==> flow/design.v <==
module positive_edge_detector(
	clk,
	in,
	out
);
input clk;
input in;
output reg out;
reg in_delay;
always @ (posedge clk)
begin
	in_delay <= in;
end
always @ (posedge clk)
begin
	out <= in & ~in_delay;
end
endmodule
module data_reg #(
        parameter APB_DW = 8
)
(
        clk,
        rst,
        i_load,
        i_data,
        o_data
);
input                           clk;
input                           rst;
input                           i_load;
input [APB_DW - 1 : 0]          i_data;
output reg [APB_DW - 1 : 0]     o_data;
always @ (posedge clk, negedge rst)
begin
        if (rst == 1'b0) begin
                o_data <= 0;
        end else
        begin
                if(i_load == 1'b1) begin
                        o_data <= i_data;
                end
        end
end
endmodule
module demux #(
        parameter RATIO = 4,
        parameter logRATIO = 2
)
( 
        i_load, 
        i_load_sel, 
        o_load
);
input                   i_load;
input   [logRATIO-1:0]  i_load_sel;
output  [RATIO-1:0]     o_load; 
genvar i;
generate 
        for (i = 0; i < RATIO; i = i + 1) begin : demux_out 
                assign o_load[i] = i_load_sel == i ? i_load : 1'b0;
        end
endgenerate
endmodule
module hwdata_mux #(
        parameter AHB_DW = 32,
        parameter APB_DW = 8,
        parameter RATIO = 4,
        parameter logRATIO = 2
)
(
        in,
        sel,
        out
);
input [AHB_DW - 1 : 0]          in;
input [logRATIO - 1 : 0]        sel;
output [APB_DW - 1 : 0]         out;
wire [APB_DW - 1 : 0] in_partial [RATIO - 1 : 0];
genvar i;
generate
        for (i = 0; i < RATIO; i = i + 1) begin : mux_inputs
                assign in_partial[i] = in [(i + 1)*APB_DW - 1 : i*APB_DW];
        end
endgenerate
assign out = in_partial[sel];
endmodule
module hrdata_reg  #(
        parameter AHB_DW = 32,
        parameter APB_DW = 8
) 
(
        clk,
        rst,
        i_PRDATA,
        i_load,
        o_HRDATA
);
localparam RATIO = AHB_DW / APB_DW;
input                   clk;
input                   rst;
input [APB_DW - 1 : 0]  i_PRDATA;
input [RATIO - 1 : 0]   i_load;
output [AHB_DW - 1 : 0] o_HRDATA;
genvar i;
generate
        for (i = 0; i < RATIO; i = i + 1) begin : regs
                data_reg #(
                        .APB_DW(APB_DW)
                )
                r_data (
                        .clk(clk),
                        .rst(rst),
                        .i_load(i_load[i]),
                        .i_data(i_PRDATA),
                        .o_data(o_HRDATA[((i+1)*APB_DW - 1): i*APB_DW])
                );
        end
endgenerate
endmodule
module fifo_memory #(
        parameter AHB_AW = 32,
        parameter AHB_DW = 32,
        parameter FIFO_SIZE = 8
)
(
        clk,
        rst_n,
        i_haddr,
        i_hwdata,
        i_hsize,
        o_haddr,
        o_hwdata,
        o_hsize,
        o_fifo_full,
        o_fifo_empty,
        i_write,
        i_read
);
localparam FIFO_WIDTH = AHB_AW + AHB_DW + 3;
localparam logSIZE = clog2(FIFO_SIZE);
input                   clk;
input                   rst_n;
input [AHB_AW - 1 : 0]  i_haddr;
input [AHB_DW - 1 : 0]  i_hwdata;
input [2 : 0]           i_hsize;
input                   i_write;
input                   i_read;
output [AHB_AW - 1 : 0] o_haddr;
output [AHB_DW - 1 : 0] o_hwdata;
output [2 : 0]          o_hsize;
output reg              o_fifo_full;
output reg              o_fifo_empty;
reg [logSIZE : 0]               r_ptr_r;                                 
reg [logSIZE : 0]               w_ptr_r;                                 
reg [AHB_AW - 1 : 0]            fifo_mem_haddr_r [FIFO_SIZE - 1 : 0];    
reg [AHB_DW - 1 : 0]            fifo_mem_hwdata_r [FIFO_SIZE - 1 : 0];   
reg [2 : 0]                     fifo_mem_hsize_r [FIFO_SIZE - 1 : 0];    
wire    fifo_we_w;               
wire    fifo_re_w;               
wire    fifo_msb_comp_w;         
wire    pointer_equal_w;         
function integer clog2 (input integer n); 
integer j; 
begin 
        if(n > 1) begin
                n = n - 1;
                for (j = 0; n > 0; j = j + 1)        
                        n = n >> 1;
                clog2 = j;
        end else
        begin
                clog2 = 1;
        end
end
endfunction
assign fifo_msb_comp_w = w_ptr_r[logSIZE] ^ r_ptr_r[logSIZE];
assign fifo_we_w = (~o_fifo_full) & i_write;
assign fifo_re_w = (~o_fifo_empty) & i_read;
assign pointer_equal_w = (w_ptr_r[logSIZE - 1 : 0] - r_ptr_r [logSIZE - 1 : 0]) ? 1'b0 : 1'b1;
always @ (*)
begin
        o_fifo_full = fifo_msb_comp_w & pointer_equal_w;
        o_fifo_empty = (~fifo_msb_comp_w) & pointer_equal_w;
end 
always @ (posedge clk)
begin
        if(fifo_we_w) begin
                fifo_mem_haddr_r[w_ptr_r[logSIZE - 1 : 0]] <= i_haddr;
                fifo_mem_hwdata_r[w_ptr_r[logSIZE - 1 : 0]] <= i_hwdata;
                fifo_mem_hsize_r[w_ptr_r[logSIZE - 1 : 0]] <= i_hsize;
        end
end
assign o_haddr = fifo_mem_haddr_r[r_ptr_r[logSIZE - 1 : 0]];
assign o_hwdata = fifo_mem_hwdata_r[r_ptr_r[logSIZE - 1 : 0]];
assign o_hsize = fifo_mem_hsize_r[r_ptr_r[logSIZE - 1 : 0]];
always @ (posedge clk, negedge rst_n)
begin
        if (rst_n == 1'b0) begin
                r_ptr_r <= 0;
        end else
        begin
                if(fifo_re_w) begin
                        r_ptr_r <= r_ptr_r + 1'b1;
                end
        end
end
always @ (posedge clk, negedge rst_n)
begin
        if (rst_n == 1'b0) begin
                w_ptr_r <= 0;
        end else
        begin
                if(fifo_we_w) begin
                        w_ptr_r <= w_ptr_r + 1'b1;
                end
        end
end
endmodule
module internal_logic #(
        parameter AHB_AW = 32,
        parameter AHB_DW = 32
)
(
        hclk,
        rst_n,
        i_haddr_read,
        i_haddr_write,
        i_hsize_read,
        i_hsize_write,
        i_hready,
        o_haddr,
        o_hsize,
        i_fifo_empty,
        i_read_transfer,
        o_start_transfer
);
input hclk;
input rst_n;
input [AHB_AW - 1 : 0]  i_haddr_read;
input [AHB_AW - 1 : 0]  i_haddr_write;
input [2:0]             i_hsize_read;
input [2:0]             i_hsize_write;
input                   i_hready;
output [AHB_AW - 1 : 0] o_haddr;
output [2:0]            o_hsize;
input                   i_fifo_empty;
input                   i_read_transfer;
output                  o_start_transfer;
wire                    w_start_read_transfer;
wire                    w_start_write_transfer;
wire                    w_fifo_not_empty_detector;
wire                    w_start_read_transfer_detector;
wire                    w_start_write_transfer_detector;
reg                     r_hready_delay;
assign o_haddr = i_fifo_empty ? i_haddr_read : i_haddr_write;
assign o_hsize = i_fifo_empty ? i_hsize_read : i_hsize_write;
assign w_start_read_transfer = i_read_transfer & i_fifo_empty;
assign w_start_write_transfer = (r_hready_delay & (~i_fifo_empty)) | w_fifo_not_empty_detector;
always @ (posedge hclk)
begin
        r_hready_delay <= i_hready;
end
assign o_start_transfer = w_start_read_transfer_detector | w_start_write_transfer_detector;  
positive_edge_detector START_READ_TRANSFER(
        .clk(hclk),
        .in(w_start_read_transfer),
        .out(w_start_read_transfer_detector)
);
positive_edge_detector START_WRITE_TRANSFER(
        .clk(hclk),
        .in(w_start_write_transfer),
        .out(w_start_write_transfer_detector)
);
positive_edge_detector FIFO_NOT_EMPTY_DETECTOR(
        .clk(hclk),
        .in(~i_fifo_empty),
        .out(w_fifo_not_empty_detector)
);
endmodule
module ahb
#(
	parameter AHB_AW = 32,
	parameter AHB_DW = 32,
        parameter APB_DW = 8
)
(
	HCLK,				 
	HRESETn,			 
	i_HADDR,			 
	o_HADDR,			 
	i_HWRITE,			 
	i_HSIZE,			 
	o_HSIZE,			 
	o_HREADY,			 
	i_HREADY,			 
	i_HSEL,			         
	o_start_read_transfer, 	         
        o_start_write_transfer,          
        i_fifo_full,                     
        i_fifo_empty,                    
	i_HRESP,			 
	o_HRESP,			 
	i_HRDATA,		         
	o_HRDATA			 
);
input                   HCLK;
input                   HRESETn;
input [(AHB_AW-1):0]    i_HADDR;
input [2:0]             i_HSIZE;
input                   i_HWRITE;
input                   i_HREADY;
input                   i_HSEL;
input [(AHB_DW-1):0]    i_HRDATA;
input                   i_HRESP;
input                   i_fifo_full;
input                   i_fifo_empty;
output reg [(AHB_AW-1):0] o_HADDR;
output reg [2:0] o_HSIZE;
output reg o_start_read_transfer;
output reg o_start_write_transfer;
output reg o_HREADY;
output reg[(AHB_DW-1):0] o_HRDATA;
output o_HRESP;
localparam [1:0]
AHB_IDLE = 2'b00,
AHB_READ = 2'b01,
AHB_WRITE = 2'b10;
reg [1:0] r_current_state;
reg [1:0] r_next_state;
always @ (posedge HCLK, negedge HRESETn)
begin
	if(HRESETn == 0) begin
		r_current_state <= AHB_IDLE;
	end else
	begin
		r_current_state <= r_next_state;
	end
end
always @ (*)
begin
	r_next_state = r_current_state;
	case(r_current_state)
		AHB_IDLE: begin
			if (i_HSEL == 1'b1) begin 
				if (i_HWRITE == 1'b1) begin
                                        r_next_state = AHB_WRITE;
                                end else
                                begin
                                        r_next_state = AHB_READ;
                                end
			end
                end
		AHB_READ: begin
			if(i_HREADY == 1'b1 && i_fifo_empty == 1'b1) begin
                                if (i_HSEL == 1'b1) begin
                                        if (i_HWRITE == 1'b1) begin
                                                r_next_state = AHB_WRITE;
                                        end
                                end else
                                begin
                                        r_next_state = AHB_IDLE;
                                end
			end
		end
                AHB_WRITE: begin
                        if (i_fifo_full == 1'b0) begin
                                if (i_HSEL == 1'b0) begin
                                        r_next_state = AHB_IDLE;
                                end else
                                begin
                                        if (i_HWRITE == 1'b0) begin
                                                r_next_state = AHB_READ;
                                        end
                                end
                        end
                end
		default: begin
			r_next_state = AHB_IDLE;
		end
	endcase
end
always @ (*)
begin
	case(r_current_state)
		AHB_IDLE: begin
			o_start_read_transfer = 1'b0;
			o_HREADY = 1'b1;
                        o_start_write_transfer = 1'b0;
		end
		AHB_READ: begin
			o_HREADY = 1'b0;
			o_start_read_transfer = 1'b1;
                        o_start_write_transfer = 1'b0;
		end
                AHB_WRITE: begin
                        o_start_read_transfer = 1'b0;
                        o_start_write_transfer = 1'b1;
                        if (i_fifo_full == 1'b1) begin
                                o_HREADY = 1'b0;
                        end else
                        begin
                                o_HREADY = 1'b1;
                        end
                end
		default: begin
			o_start_read_transfer = 1'b0;
			o_HREADY = 1'b1;
                        o_start_write_transfer = 1'b0;
		end
	endcase
end
always @ (posedge HCLK, negedge HRESETn)
begin
        if(HRESETn == 1'b0) begin
		o_HADDR <= 0;
		o_HSIZE <= 0;
	end else
	begin
                if (o_HREADY == 1'b1 && i_HSEL == 1'b1) begin
                        o_HADDR <= i_HADDR;
			o_HSIZE <= i_HSIZE;
                end
	end
end
assign o_HRESP = i_HRESP;
always @ (*)
begin
        if(o_HSIZE < APB_DW) begin
                case(APB_DW)
			16: begin
                                if (o_HADDR[0] == 1'b1) begin
                                        o_HRDATA = {i_HRDATA[7:0],i_HRDATA[AHB_DW - 1 : 8]};
                                end else
                                begin
                                        o_HRDATA = i_HRDATA;
                                end
                        end
                        32: begin
                                case (o_HADDR[1:0])
                                        2'b00: begin
                                                o_HRDATA = i_HRDATA;
                                        end
                                        2'b01: begin
                                                o_HRDATA = {i_HRDATA[7:0],i_HRDATA[AHB_DW - 1 : 8]};
                                        end
                                        2'b10: begin
                                                o_HRDATA = {i_HRDATA[15:0],i_HRDATA[AHB_DW - 1 : 16]};
                                        end
                                        2'b11: begin
                                                o_HRDATA = {i_HRDATA[23:0],i_HRDATA[AHB_DW - 1 : 24]};
                                        end
                                        default: begin
                                                o_HRDATA = i_HADDR;
                                        end
                                endcase
                        end
                        default: begin
                                o_HRDATA = i_HRDATA;
                        end
                endcase
        end else
        begin
                o_HRDATA = i_HRDATA;
        end
end
endmodule
module apb
#(
        parameter AHB_AW = 32,
        parameter APB_AW = 32,
        parameter AHB_DW = 32,
        parameter APB_DW = 8
)
(
        PCLK,                    
        PRESETn,                 
        i_HADDR,                 
        i_HSIZE,                 
        i_HWDATA,                
        o_HRESP,                 
        o_HREADY,                
        i_start_transfer,        
        o_load,                  
        i_fifo_empty,            
        o_PADDR,                 
        o_PSEL,                  
        o_PENABLE,               
        o_PWRITE,                
        o_PWDATA,                
        i_PREADY,                
        i_PSLVERR                
);
localparam APB_DW_B = APB_DW / 8;        
localparam RATIO = AHB_DW / APB_DW;      
localparam logRATIO = clog2(RATIO);       
input [(AHB_AW-1):0]    i_HADDR;
input [2:0]             i_HSIZE;
input [AHB_DW - 1 : 0]  i_HWDATA;
input                   i_start_transfer;
output [RATIO - 1 : 0]  o_load;
input                   i_fifo_empty;
output o_HREADY;
output o_HRESP;
input PCLK;
input PRESETn;
input i_PREADY;
input i_PSLVERR;
output reg[(APB_AW-1):0] o_PADDR;
output reg o_PWRITE;
output reg o_PSEL;
output reg o_PENABLE;
output [(APB_DW - 1) : 0] o_PWDATA;
reg [7:0] r_cnt;
reg [7:0] r_hsize_byte_decoded;
reg [(logRATIO - 1):0] r_load_sel;
reg hready;
localparam [1:0]
APB_IDLE = 2'b00,
APB_SETUP = 2'b01,
APB_ACCESS = 2'b10;
reg [1:0] r_current_state;
reg [1:0] r_next_state;
function integer clog2 (input integer n); 
integer j; 
begin 
        if(n > 1) begin
                n = n - 1;
                for (j = 0; n > 0; j = j + 1)        
                        n = n >> 1;
                clog2 = j;
        end else
        begin
                clog2 = 1;
        end
end
endfunction
always @ (posedge PCLK, negedge PRESETn)
begin
        if(PRESETn == 0) begin
                r_current_state <= APB_IDLE;
        end else
        begin
                r_current_state <= r_next_state;
        end
end
always @ (*)
begin
        r_next_state = r_current_state;
        case(r_current_state)
                APB_IDLE: begin
                        if(i_start_transfer == 1'b1) begin
                                r_next_state = APB_SETUP;
                        end
                end
                APB_SETUP: begin
                        r_next_state = APB_ACCESS;
                end
                APB_ACCESS: begin
                        if(i_PREADY == 1'b1) begin
                                if(r_cnt == 0) begin
                                        r_next_state = APB_IDLE;
                                end else
                                begin
                                        r_next_state = APB_SETUP;
                                end
                        end
                end
                default: begin
                r_next_state = APB_IDLE;
                end
        endcase
end
always @ (*)
begin
        case(r_current_state)
                APB_IDLE: begin
                        hready = 1'b1;
                        o_PSEL = 1'b0;
                        o_PENABLE = 1'b0;
                end
                APB_SETUP: begin
                        hready = 1'b0;
                        o_PSEL = 1'b1;
                        o_PENABLE = 1'b0;
                end
                APB_ACCESS: begin
                        hready = 1'b0;
                        o_PSEL = 1'b1;
                        o_PENABLE = 1'b1;
                end
                default: begin
                        hready = 1'b1;
                        o_PSEL = 1'b0;
                        o_PENABLE = 1'b0;
                end
        endcase
end
always @ (*)
begin
        case(i_HSIZE)
                3'b000: begin
                        r_hsize_byte_decoded = 1;
                end
                3'b001: begin
                        r_hsize_byte_decoded = 2;
                end
                3'b010: begin
                        r_hsize_byte_decoded = 4;
                end
                3'b011: begin
                        r_hsize_byte_decoded = 8;
                end
                3'b100: begin
                        r_hsize_byte_decoded = 16;
                end
                3'b101: begin
                        r_hsize_byte_decoded = 32;
                end
                3'b110: begin
                        r_hsize_byte_decoded = 64;
                end
                3'b111: begin
                        r_hsize_byte_decoded = 128;
                end
                default: begin
                        r_hsize_byte_decoded = 4;
                end
        endcase
end
always @ (posedge PCLK, negedge PRESETn)
begin
        if(PRESETn == 1'b0) begin
                r_cnt <= 0;
                r_load_sel <= 0;
        end else
        begin
                case(r_current_state) 
                        APB_IDLE: begin
                                r_load_sel <= 0;
                                if(r_hsize_byte_decoded > APB_DW_B) begin
                                        r_cnt <= r_hsize_byte_decoded;
                                end else
                                begin
                                        r_cnt <= APB_DW_B;
                                end
                        end
                        APB_SETUP: begin
                                r_cnt <= r_cnt - APB_DW_B;
                        end
                        APB_ACCESS: begin
                                if (i_PREADY == 1'b1 && r_cnt > 0) begin
                                        r_load_sel <= r_load_sel + 1'b1;
                                end
                        end
                endcase
        end
end
always @ (posedge PCLK)
begin
        if (i_fifo_empty == 1'b1) begin
                o_PWRITE <= 1'b0;
        end else
        begin
                o_PWRITE <= 1'b1;
        end
end
always @ (posedge PCLK, negedge PRESETn)
begin
        if(PRESETn == 1'b0) begin
                o_PADDR <= 0;
        end else
        begin
                case(r_current_state)
                        APB_IDLE: begin
                                o_PADDR <= i_HADDR;  
                                case (APB_DW_B)
                                        2: begin
                                                o_PADDR [0] <= 1'b0;
                                        end
                                        4: begin
                                                o_PADDR [1:0] <= 2'b0;
                                        end
                                endcase
                        end
                        APB_ACCESS: begin
                                if (i_PREADY == 1'b1) begin
                                        o_PADDR <= o_PADDR + APB_DW_B;
                                end
                        end
                endcase
        end
end
assign o_HRESP = i_PSLVERR;
generate
        if(RATIO > 1) begin
                hwdata_mux #(
                        .AHB_DW(AHB_DW),
                        .APB_DW(APB_DW),
                        .RATIO(RATIO),
                        .logRATIO(logRATIO)
                )
                HWDATA_MUX(
                        .in(i_HWDATA),
                        .sel(r_load_sel),
                        .out(o_PWDATA)
                );
        end else
        begin
                assign o_PWDATA = i_HWDATA;
        end
endgenerate
demux #(
        .RATIO(RATIO),
        .logRATIO(logRATIO)
)
load_demux(
        .i_load(i_PREADY),
        .i_load_sel(r_load_sel),
        .o_load(o_load)
);
positive_edge_detector hready_detector(
        .clk(PCLK),
        .in(hready),
        .out(o_HREADY)
);
endmodule
module ahb_to_apb_bridge
#(
        parameter AHB_AW = 32,
        parameter APB_AW = 32,
        parameter AHB_DW = 32,
        parameter APB_DW = 8,
        parameter FIFO_SIZE = 8
)
(
        HCLK,        
        HRESETn,     
        HADDR,       
        HSIZE,       
        HWDATA,      
        HWRITE,      
        HRDATA,      
        HREADY,      
        HRESP,       
        HSELAPB,     
        PADDR,       
        PSEL,        
        PENABLE,     
        PWRITE,      
        PWDATA,      
        PRDATA,      
        PREADY,      
        PSLVERR      
);
localparam RATIO = AHB_DW / APB_DW;
input                   HCLK;
input                   HRESETn;
input [(AHB_AW-1):0]    HADDR;
input [2:0]             HSIZE;
input [(AHB_DW-1):0]    HWDATA;
input                   HWRITE;
input                   HSELAPB;
output [(AHB_DW-1):0]   HRDATA;
output                  HREADY;
output                  HRESP;
input [(APB_DW-1):0]    PRDATA;
input                   PREADY;
input                   PSLVERR;
output [(APB_AW-1):0]   PADDR;
output                  PSEL;
output                  PENABLE;
output                  PWRITE;
output [(APB_DW-1):0]   PWDATA;
wire                    w_hwrite_ahb_to_apb;
wire [AHB_DW - 1 : 0]   w_hrdata_apb_to_ahb;
wire [AHB_AW - 1 : 0]   w_haddr;
wire [2:0]              w_hsize;
wire                    w_hready;
wire                    w_fifo_empty;
wire                    w_fifo_full;
wire [AHB_DW - 1 : 0]   w_hrdata_hrdata_r_to_ahb;
wire                    w_hresp_apb_to_ahb;
wire                    w_read_transfer_ahb_to_internal_logic;
wire                    w_write_transfer_ahb_to_fifo;
wire [AHB_AW - 1 : 0]   w_haddr_fifo_to_internal_logic;
wire [AHB_DW - 1 : 0]   w_hwdata_fifo_to_apb;
wire [2:0]              w_hsize_fifo_to_internal_logic;
wire [AHB_AW - 1 : 0]   w_haddr_internal_logic_to_apb;
wire [2:0]              w_hsize_internal_logic_to_apb;
wire                    w_start_transfer_internal_logic_to_apb;
wire [RATIO - 1 : 0]    w_load_apb_to_hrdata_r;
ahb #(
        .AHB_AW(AHB_AW),
        .AHB_DW(AHB_DW),
        .APB_DW(APB_DW))
AHB (
        .HCLK(HCLK),
        .HRESETn(HRESETn),
        .i_HADDR(HADDR),
        .o_HADDR(w_haddr),
        .i_HSIZE(HSIZE),
        .o_HSIZE(w_hsize),
        .i_HWRITE(HWRITE),
        .i_HRDATA(w_hrdata_hrdata_r_to_ahb),
        .o_HRDATA(HRDATA),
        .i_HREADY(w_hready),
        .o_HREADY(HREADY),
        .i_HRESP(w_hresp_apb_to_ahb),
        .o_HRESP(HRESP),
        .i_HSEL(HSELAPB),
        .o_start_read_transfer(w_read_transfer_ahb_to_internal_logic),
        .o_start_write_transfer(w_write_transfer_ahb_to_fifo),
        .i_fifo_full(w_fifo_full),
        .i_fifo_empty(w_fifo_empty)
);
fifo_memory #(
        .AHB_AW(AHB_AW),
        .AHB_DW(AHB_DW),
        .FIFO_SIZE(FIFO_SIZE))
FIFO_MEMORY(
        .clk(HCLK),
        .rst_n(HRESETn),
        .i_haddr(w_haddr),
        .i_hwdata(HWDATA),
        .i_hsize(w_hsize),
        .o_haddr(w_haddr_fifo_to_internal_logic),
        .o_hwdata(w_hwdata_fifo_to_apb),
        .o_hsize(w_hsize_fifo_to_internal_logic),
        .o_fifo_full(w_fifo_full),
        .o_fifo_empty(w_fifo_empty),
        .i_write(w_write_transfer_ahb_to_fifo),
        .i_read(w_hready)
);
internal_logic #(
        .AHB_AW(AHB_AW),
        .AHB_DW(AHB_DW))
INTERNAL_LOGIC(
        .hclk(HCLK),
        .rst_n(HRESETn),
        .i_haddr_read(w_haddr),
        .i_haddr_write(w_haddr_fifo_to_internal_logic),
        .i_hsize_read(w_hsize),
        .i_hsize_write(w_hsize_fifo_to_internal_logic),
        .i_hready(w_hready),
        .o_haddr(w_haddr_internal_logic_to_apb),
        .o_hsize(w_hsize_internal_logic_to_apb),
        .i_fifo_empty(w_fifo_empty),
        .i_read_transfer(w_read_transfer_ahb_to_internal_logic),
        .o_start_transfer(w_start_transfer_internal_logic_to_apb)
); 
hrdata_reg #(
        .AHB_DW(AHB_DW),
        .APB_DW(APB_DW))
HRDATA_REG (
        .clk(HCLK),
        .rst(HRESETn),
        .i_PRDATA(PRDATA),
        .i_load(w_load_apb_to_hrdata_r),
        .o_HRDATA(w_hrdata_hrdata_r_to_ahb)
);
apb #(
        .AHB_AW(AHB_AW),
        .APB_AW(APB_AW),
        .AHB_DW(AHB_DW),
        .APB_DW(APB_DW))
APB (
        .PCLK(HCLK),                         
        .PRESETn(HRESETn),                   
        .i_HADDR(w_haddr_internal_logic_to_apb),             
        .i_HSIZE(w_hsize_internal_logic_to_apb),            
        .i_HWDATA(w_hwdata_fifo_to_apb),          
        .o_HRESP(w_hresp_apb_to_ahb),            
        .o_HREADY(w_hready),          
        .i_start_transfer(w_start_transfer_internal_logic_to_apb),    
        .i_fifo_empty(w_fifo_empty),
        .o_PADDR(PADDR),                       
        .o_PENABLE(PENABLE),                   
        .o_PSEL(PSEL),                         
        .i_PREADY(PREADY),                     
        .o_PWRITE(PWRITE),                     
        .i_PSLVERR(PSLVERR),                   
        .o_PWDATA(PWDATA),                     
        .o_load(w_load_apb_to_hrdata_r)
);
endmodule
# [From RTL to reports: ahb_to_apb_bridge]
# Each step is given for the RTL above and for the edited RTL.
# Lines under "before" count in the file above, lines under "after" in the edited file.
# "delta": "after" minus "before" as printed here.
# Operators carry their Yosys type and port widths (W data, S select, Z words).
# Cell names lack the library's common part.
# Not given: -
[design] top="ahb_to_apb_bridge" clock="HCLK" lib="sky130hd" corner="tt_025C_1v80"

# [The edit]
# Unified diff, file above to edited file.
# The edit is scripted: it alters the design's behaviour and was not made to optimise anything.
# begin of diff
@@ -711,4 +711,5 @@
         end
 endgenerate
+wire [RATIO - 1 : 0] o_load_a, o_load_b;
 demux #(
         .RATIO(RATIO),
@@ -718,6 +719,9 @@
         .i_load(i_PREADY),
         .i_load_sel(r_load_sel),
-        .o_load(o_load)
-);
+        .o_load(o_load_a)
+);
+demux #( .RATIO(RATIO), .logRATIO(logRATIO) ) load_demux_twin (.i_load(i_PREADY),
+    .i_load_sel(~r_load_sel), .o_load(o_load_b));
+assign o_load = o_load_a ^ o_load_b;
 positive_edge_detector hready_detector(
         .clk(PCLK),
# end of diff

# [Elaborated design]
# Source: Yosys, flattened and elaborated, memories not mapped. Widths are those after wreduce. Registers that Yosys merges into a memory's read port (data or address) are not register bits. Print and check cells do not count. Equal cells are merged and count once.
# Yosys's memory passes give these memory sizes; they may raise the number of words (mostly to a power of two), join words into wider ones and drop unused or constant bits.
[word_totals] item="reg_bits" before=131 after=131 delta=0
[word_totals] item="ram_bits" before=536 after=536 delta=0
[word_totals] item="rom_bits" before=64 after=64 delta=0
[word_totals] item="mem_count" before=4 after=4 delta=0
[word_totals] item="in_bits" before=81 after=81 delta=0
[word_totals] item="word_cells" before=125 after=135 delta=10
[memory_table] item="mem_shapes" before="FIFO_MEMORY.fifo_mem_haddr_r 8 x 32 bit 1R1W; FIFO_MEMORY.fifo_mem_hwdata_r 8 x 32 bit 1R1W; 8 x 8 bit 1R0W; FIFO_MEMORY.fifo_mem_hsize_r 8 x 3 bit 1R1W" after="FIFO_MEMORY.fifo_mem_haddr_r 8 x 32 bit 1R1W; FIFO_MEMORY.fifo_mem_hwdata_r 8 x 32 bit 1R1W; 8 x 8 bit 1R0W; FIFO_MEMORY.fifo_mem_hsize_r 8 x 3 bit 1R1W"
[classes] item="add_sub_neg" before=6 after=6 delta=0
[classes] item="n_cmp" before=2 after=2 delta=0
[classes] item="n_eq" before=15 after=18 delta=3
[classes] item="mux" before=40 after=44 delta=4
[classes] item="n_logic" before=20 after=22 delta=2
[classes] item="reduce_and_logical" before=15 after=16 delta=1
[ops] op="$mux W1" before=14 after=18 delta=4
[ops] op="$eq A2 B2 Y1 const B" before=4 after=6 delta=2
[ops] op="$eq A2 B1 Y1 const B" before=3 after=4 delta=1
[ops] op="$logic_not A2 Y1" before=3 after=4 delta=1
[ops] op="$not A2 Y2" before=0 after=1 delta=1
[ops] op="$xor A4 B4 Y4" before=0 after=1 delta=1
# Operator kinds equal on both sides are left out: 30.

# [Longest topological paths]
# Depth = most cells in a row (Yosys ltp): at word level without a register or memory, in the mapped netlist without a sequential cell, where the memories' decode and read muxes count.
[depth] item="ltp_word" before=8 after=8 delta=0
[depth] item="ABC_AREA" before="0" after="0"
[depth] item="depth_mapped" before=13 after=13 delta=0

# [Netlist]
# The flow's flattened synthesis, as Yosys stat reports it; memories are mapped. The netlist is that of the ABC_AREA named above (0 if unset); the other value can give another one.
[synth_totals] item="cells" before=1418 after=1408 delta=-10
[synth_totals] item="synth_area_um2" before=26780.7 after=26182.6 delta=-598.1
[synth_totals] item="flip_flops" before=668 after=652 delta=-16
[synth_totals] item="buffers" before=76 after=93 delta=17
[types] type="mux2_4" before=31 after=1 delta=-30
[types] type="dfrtp_1" before=121 after=105 delta=-16
[types] type="clkbuf_1" before=27 after=43 delta=16
[types] type="buf_4" before=9 after=25 delta=16
[types] type="mux2_2" before=63 after=77 delta=14
[types] type="buf_2" before=20 after=12 delta=-8
[types] type="mux2i_1" before=20 after=28 delta=8
[types] type="nor3_1" before=6 after=13 delta=7
[types] type="a21oi_1" before=36 after=41 delta=5
[types] type="buf_1" before=13 after=8 delta=-5
[types] type="and3_1" before=10 after=5 delta=-5
[types] type="and2_1" before=6 after=1 delta=-5
[types] type="o21ai_1" before=5 after=0 delta=-5
[types] type="nand2_1" before=100 after=104 delta=4
[types] type="o21ai_0" before=5 after=9 delta=4
[types] type="nand3_1" before=41 after=38 delta=-3
[types] type="o211ai_1" before=30 after=27 delta=-3
[types] type="xor2_1" before=21 after=24 delta=3
# Cell types equal on both sides are left out: 16.
# Not every row of either side is listed.
# The figures by module come from a second, unflattened synthesis with its own total; it is not the netlist above.
[hier_totals] item="hier_cells" before=1426 after=1425 delta=-1
[hier_totals] item="hier_area_um2" before=27734.1 after=27776.6 delta=42.5
# Rows give one instance, submodules left out.
[by_module_before] mod="fifo_memory" instances=1 cells=834 mod_area_um2=20638.5 mod_seq_area_um2=16295.6
[by_module_before] mod="apb" instances=1 cells=331 mod_area_um2=2886.5 mod_seq_area_um2=1147.4
[by_module_before] mod="ahb" instances=1 cells=123 mod_area_um2=1824.2 mod_seq_area_um2=952.2
[by_module_before] mod="data_reg #(APB_DW=8)" instances=4 cells=17 mod_area_um2=331.6 mod_seq_area_um2=200.2
[by_module_before] mod="internal_logic" instances=1 cells=44 mod_area_um2=609.3 mod_seq_area_um2=20.0
[by_module_before] mod="positive_edge_detector" instances=4 cells=3 mod_area_um2=53.8 mod_seq_area_um2=40.0
[by_module_before] mod="hwdata_mux" instances=1 cells=10 mod_area_um2=196.4 mod_seq_area_um2=0.0
[by_module_before] mod="demux" instances=1 cells=4 mod_area_um2=37.5 mod_seq_area_um2=0.0
[by_module_before] mod="hrdata_reg" instances=1 cells=0 mod_area_um2=0.0 mod_seq_area_um2=0.0
[by_module_before] mod="ahb_to_apb_bridge" instances=1 cells=0 mod_area_um2=0.0 mod_seq_area_um2=0.0
[by_module_after] mod="fifo_memory" instances=1 cells=834 mod_area_um2=20638.5 mod_seq_area_um2=16295.6
[by_module_after] mod="apb" instances=1 cells=326 mod_area_um2=2891.5 mod_seq_area_um2=1147.4
[by_module_after] mod="ahb" instances=1 cells=123 mod_area_um2=1824.2 mod_seq_area_um2=952.2
[by_module_after] mod="data_reg #(APB_DW=8)" instances=4 cells=17 mod_area_um2=331.6 mod_seq_area_um2=200.2
[by_module_after] mod="internal_logic" instances=1 cells=44 mod_area_um2=609.3 mod_seq_area_um2=20.0
[by_module_after] mod="positive_edge_detector" instances=4 cells=3 mod_area_um2=53.8 mod_seq_area_um2=40.0
[by_module_after] mod="hwdata_mux" instances=1 cells=10 mod_area_um2=196.4 mod_seq_area_um2=0.0
[by_module_after] mod="demux" instances=2 cells=4 mod_area_um2=37.5 mod_seq_area_um2=0.0
[by_module_after] mod="hrdata_reg" instances=1 cells=0 mod_area_um2=0.0 mod_seq_area_um2=0.0
[by_module_after] mod="ahb_to_apb_bridge" instances=1 cells=0 mod_area_um2=0.0 mod_seq_area_um2=0.0

# [Path before layout]
# OpenSTA on the mapped netlist: ideal clock, no wires. The path of least setup slack (recovery checks aside). Input and output delay are each 20% of the period. Register names are those of the netlist, which keeps one name where synthesis merged equal registers.
[synth_path] item="path_kind" before="flip-flop to flip-flop" after="flip-flop to flip-flop"
[synth_path] item="start" before="reg FIFO_MEMORY.r_ptr_r[1]" after="reg FIFO_MEMORY.r_ptr_r[1]"
[synth_path] item="end" before="mem FIFO_MEMORY.fifo_mem_haddr_r[0][0]" after="mem FIFO_MEMORY.fifo_mem_haddr_r[0][0]"
[synth_path] item="clock_period_ns" before=6.0 after=6.0 delta=0.0
[synth_path] item="setup_time_ns" before=0.574 after=0.657 delta=0.083
[synth_path] item="t_arrival_ns" before=6.537 after=8.299 delta=1.762
[synth_path] item="required_ns" before=5.426 after=5.343 delta=-0.083
[synth_path] item="slack_ns" before=-1.112 after=-2.956 delta=-1.844
[synth_path] item="delay_ns" before=7.111 after=8.956 delta=1.845
[synth_path] item="path_stages" before=10 after=11 delta=1
[synth_path] item="synth_period_reached_ns" before=7.112 after=8.956 delta=1.844
# "delay_ns" is the arrival time less input delay plus setup time.
# "path_stages" counts driving pins, that of a launching flip-flop among them; a cell with two outputs on the path counts twice.
# "synth_period_reached_ns" = period - worst setup slack (recovery checks aside). The figure is calculated, with input and output delays left at 20% of the set period.
# The rows between start and end are the longest chain of elaborated cells between them; the timing report does not say that the signal goes this way. Where chains are equally long, one stands for them.
# A line is the first line of the expression or statement that the cell stems from. Yosys adds cells for indexed reads and writes and turns some case tables into memories.
# before: The path ends at the enable pin of a flip-flop; only ways to that pin are counted.
[synth_via_before] path_cell_list="dfrtp_1 -> buf_2 -> clkinv_1 -> clkbuf_1 -> ha_1 -> nor2b_1 -> xnor2_2 -> o31a_1 -> nand2_1 -> nor3_1" elab_chain_len=7 cells_between=8 classes_between="add/sub: 1; mux: 3; logic: 3; reduce/logical: 1"
[synth_rtl_before] item="start: declaration" line=154 source="reg [logSIZE : 0]               r_ptr_r;"
[synth_rtl_before] item="start: assignment" line=200 source="r_ptr_r <= 0;"
[synth_rtl_before] item="start: assignment" line=204 source="r_ptr_r <= r_ptr_r + 1'b1;"
[synth_rtl_before] item="$sub A3 B3 Y3" line=180 source="assign pointer_equal_w = (w_ptr_r[logSIZE - 1 : 0] - r_ptr_r [logSIZE - 1 : 0]) ? 1'b0 : 1'b1;"
[synth_rtl_before] item="$reduce_bool A3 Y1" line=180
[synth_rtl_before] item="$mux W1" line=180
[synth_rtl_before] item="$and A1 B1 Y1" line=183 source="o_fifo_full = fifo_msb_comp_w & pointer_equal_w;"
[synth_rtl_before] item="$not A1 Y1" line=178 source="assign fifo_we_w = (~o_fifo_full) & i_write;"
[synth_rtl_before] item="$and A1 B1 Y1" line=178
[synth_rtl_before] item="$mux W3" line=188 source="if(fifo_we_w) begin"
[synth_rtl_before] item="end: declaration" line=156 source="reg [AHB_AW - 1 : 0]            fifo_mem_haddr_r [FIFO_SIZE - 1 : 0];"
# after: The path ends at the enable pin of a flip-flop; only ways to that pin are counted.
[synth_via_after] path_cell_list="dfrtp_1 -> clkbuf_1 -> inv_1 -> clkbuf_1 -> buf_1 -> ha_1 -> nor2b_1 -> xnor2_2 -> nor3_1 -> nand2b_1 -> nor4_1" elab_chain_len=7 cells_between=8 classes_between="add/sub: 1; mux: 3; logic: 3; reduce/logical: 1"
[synth_rtl_after] item="start: declaration" line=154 source="reg [logSIZE : 0]               r_ptr_r;"
[synth_rtl_after] item="start: assignment" line=200 source="r_ptr_r <= 0;"
[synth_rtl_after] item="start: assignment" line=204 source="r_ptr_r <= r_ptr_r + 1'b1;"
[synth_rtl_after] item="$sub A3 B3 Y3" line=180 source="assign pointer_equal_w = (w_ptr_r[logSIZE - 1 : 0] - r_ptr_r [logSIZE - 1 : 0]) ? 1'b0 : 1'b1;"
[synth_rtl_after] item="$reduce_bool A3 Y1" line=180
[synth_rtl_after] item="$mux W1" line=180
[synth_rtl_after] item="$and A1 B1 Y1" line=183 source="o_fifo_full = fifo_msb_comp_w & pointer_equal_w;"
[synth_rtl_after] item="$not A1 Y1" line=178 source="assign fifo_we_w = (~o_fifo_full) & i_write;"
[synth_rtl_after] item="$and A1 B1 Y1" line=178
[synth_rtl_after] item="$mux W3" line=188 source="if(fifo_we_w) begin"
[synth_rtl_after] item="end: declaration" line=156 source="reg [AHB_AW - 1 : 0]            fifo_mem_haddr_r [FIFO_SIZE - 1 : 0];"

# [Worst path after layout]
# Path of least setup slack in the final report of each run of pair 1 (OpenROAD, finished layout, wires in). Where an end is a register, its clock arrival counts in the times.
[layout_path] item="path_kind" before="flip-flop to output port" after="flip-flop to output port"
[layout_path] item="start" before="reg FIFO_MEMORY.r_ptr_r[1]" after="reg FIFO_MEMORY.r_ptr_r[0]"
[layout_path] item="end" before="out PWDATA[0]" after="out PWDATA[5]"
[layout_path] item="clock_period_ns" before=5.23 after=5.23 delta=0.00
[layout_path] item="output_delay_ns" before=1.05 after=1.05 delta=0.00
[layout_path] item="t_arrival_ns" before=3.72 after=3.79 delta=0.07
[layout_path] item="required_ns" before=4.18 after=4.18 delta=0.00
[layout_path] item="slack_ns" before=0.47 after=0.40 delta=-0.07
[layout_path] item="path_stages" before=7 after=6 delta=-1
# The rows between start and end are the longest chain of elaborated cells between them; the timing report does not say that the signal goes this way. Where chains are equally long, one stands for them.
# The chain passes a memory read, where the word-level depth is cut; so it can be longer than that depth.
[layout_via_before] path_cell_list="dfrtp_4 -> buf_4 -> mux4_2 -> mux2_2 -> a222oi_1 -> mux2i_1 -> clkdlybuf4s50_1" elab_chain_len=2 cells_between=2 classes_between="mux: 1; memory: 1"
[layout_rtl_before] item="start: declaration" line=154 source="reg [logSIZE : 0]               r_ptr_r;"
[layout_rtl_before] item="start: assignment" line=200 source="r_ptr_r <= 0;"
[layout_rtl_before] item="start: assignment" line=204 source="r_ptr_r <= r_ptr_r + 1'b1;"
[layout_rtl_before] item="$mem_v2 Z8 W32" line=157 source="reg [AHB_DW - 1 : 0]            fifo_mem_hwdata_r [FIFO_SIZE - 1 : 0];"
[layout_rtl_before] item="$pmux W8 S4" line=86 source="assign out = in_partial[sel];"
[layout_rtl_before] item="end: declaration" line=774 source="output [(APB_DW-1):0]   PWDATA;"
[layout_via_after] path_cell_list="dfrtp_4 -> mux4_2 -> mux2_2 -> a222oi_1 -> mux2i_1 -> clkdlybuf4s50_1" elab_chain_len=2 cells_between=2 classes_between="mux: 1; memory: 1"
[layout_rtl_after] item="start: declaration" line=154 source="reg [logSIZE : 0]               r_ptr_r;"
[layout_rtl_after] item="start: assignment" line=200 source="r_ptr_r <= 0;"
[layout_rtl_after] item="start: assignment" line=204 source="r_ptr_r <= r_ptr_r + 1'b1;"
[layout_rtl_after] item="$mem_v2 Z8 W32" line=157 source="reg [AHB_DW - 1 : 0]            fifo_mem_hwdata_r [FIFO_SIZE - 1 : 0];"
[layout_rtl_after] item="$pmux W8 S4" line=86 source="assign out = in_partial[sel];"
[layout_rtl_after] item="end: declaration" line=778 source="output [(APB_DW-1):0]   PWDATA;"

# [Flow runs]
# Both versions went through the flow (Yosys, OpenROAD) with the same settings in each pair. Constraints: input delay and output delay 20% of the set period each, output load 0.01 pF.
[flow_settings_pair_1] CORE_UTILIZATION=40 period_ns=5.23 CAP_MARGIN=20 CORE_MARGIN=2 SLEW_MARGIN=20
[measured_pair_1] item="ys_area_um2" before=26780.7 after=26182.6 delta=-598.1
[measured_pair_1] item="total_die_area_um2" before=69037.6 after=67519.4 delta=-1518.2
[measured_pair_1] item="stdcell_area_um2" before=31726.7 after=31069.8 delta=-656.9
[measured_pair_1] item="finish.utilization_pct" before=48.1 after=48.1 delta=0.0
[measured_pair_1] item="ws_setup_ns" before=0.466 after=0.398 delta=-0.068
[measured_pair_1] item="total_negative_slack_ns" before=0.000 after=0.000 delta=0.000
[measured_pair_1] item="final_hold_ws_ns" before=0.390 after=0.383 delta=-0.007
[measured_pair_1] item="power.total_mw" before=13.190 after=12.956 delta=-0.234
[measured_pair_1] item="period_reached_ns" before=4.764 after=4.832 delta=0.068
[flow_settings_pair_2] CELL_PAD_IN_SITES_DETAIL_PLACEMENT=1 CORE_MARGIN=6 CORE_UTILIZATION=59 CTS_CLUSTER_SIZE=39 GPL_ROUTABILITY_DRIVEN=1 GPL_TIMING_DRIVEN=0 PLACE_DENSITY=0.51 SETUP_SLACK_MARGIN=0.94 TNS_END_PERCENT=80 period_ns=3.98 CAP_MARGIN=20 SLEW_MARGIN=20
[measured_pair_2] item="ys_area_um2" before=26780.7 after=26182.6 delta=-598.1
[measured_pair_2] item="total_die_area_um2" before=50647.5 after=49577.5 delta=-1070.0
[measured_pair_2] item="stdcell_area_um2" before=33000.4 after=32433.6 delta=-566.8
[measured_pair_2] item="finish.utilization_pct" before=74.1 after=74.6 delta=0.5
[measured_pair_2] item="ws_setup_ns" before=0.005 after=-0.152 delta=-0.157
[measured_pair_2] item="total_negative_slack_ns" before=0.000 after=-0.512 delta=-0.512
[measured_pair_2] item="power.total_mw" before=17.356 after=17.300 delta=-0.056
[measured_pair_2] item="period_reached_ns" before=3.975 after=4.132 delta=0.157
# "period_reached_ns" is the run's clock period less its worst setup slack. It is reckoned from that one timing run; input and output delays stay at 20% of the period that was set.
# "power.total_mw": no workload was simulated; the value follows from the tool's default switching activity.
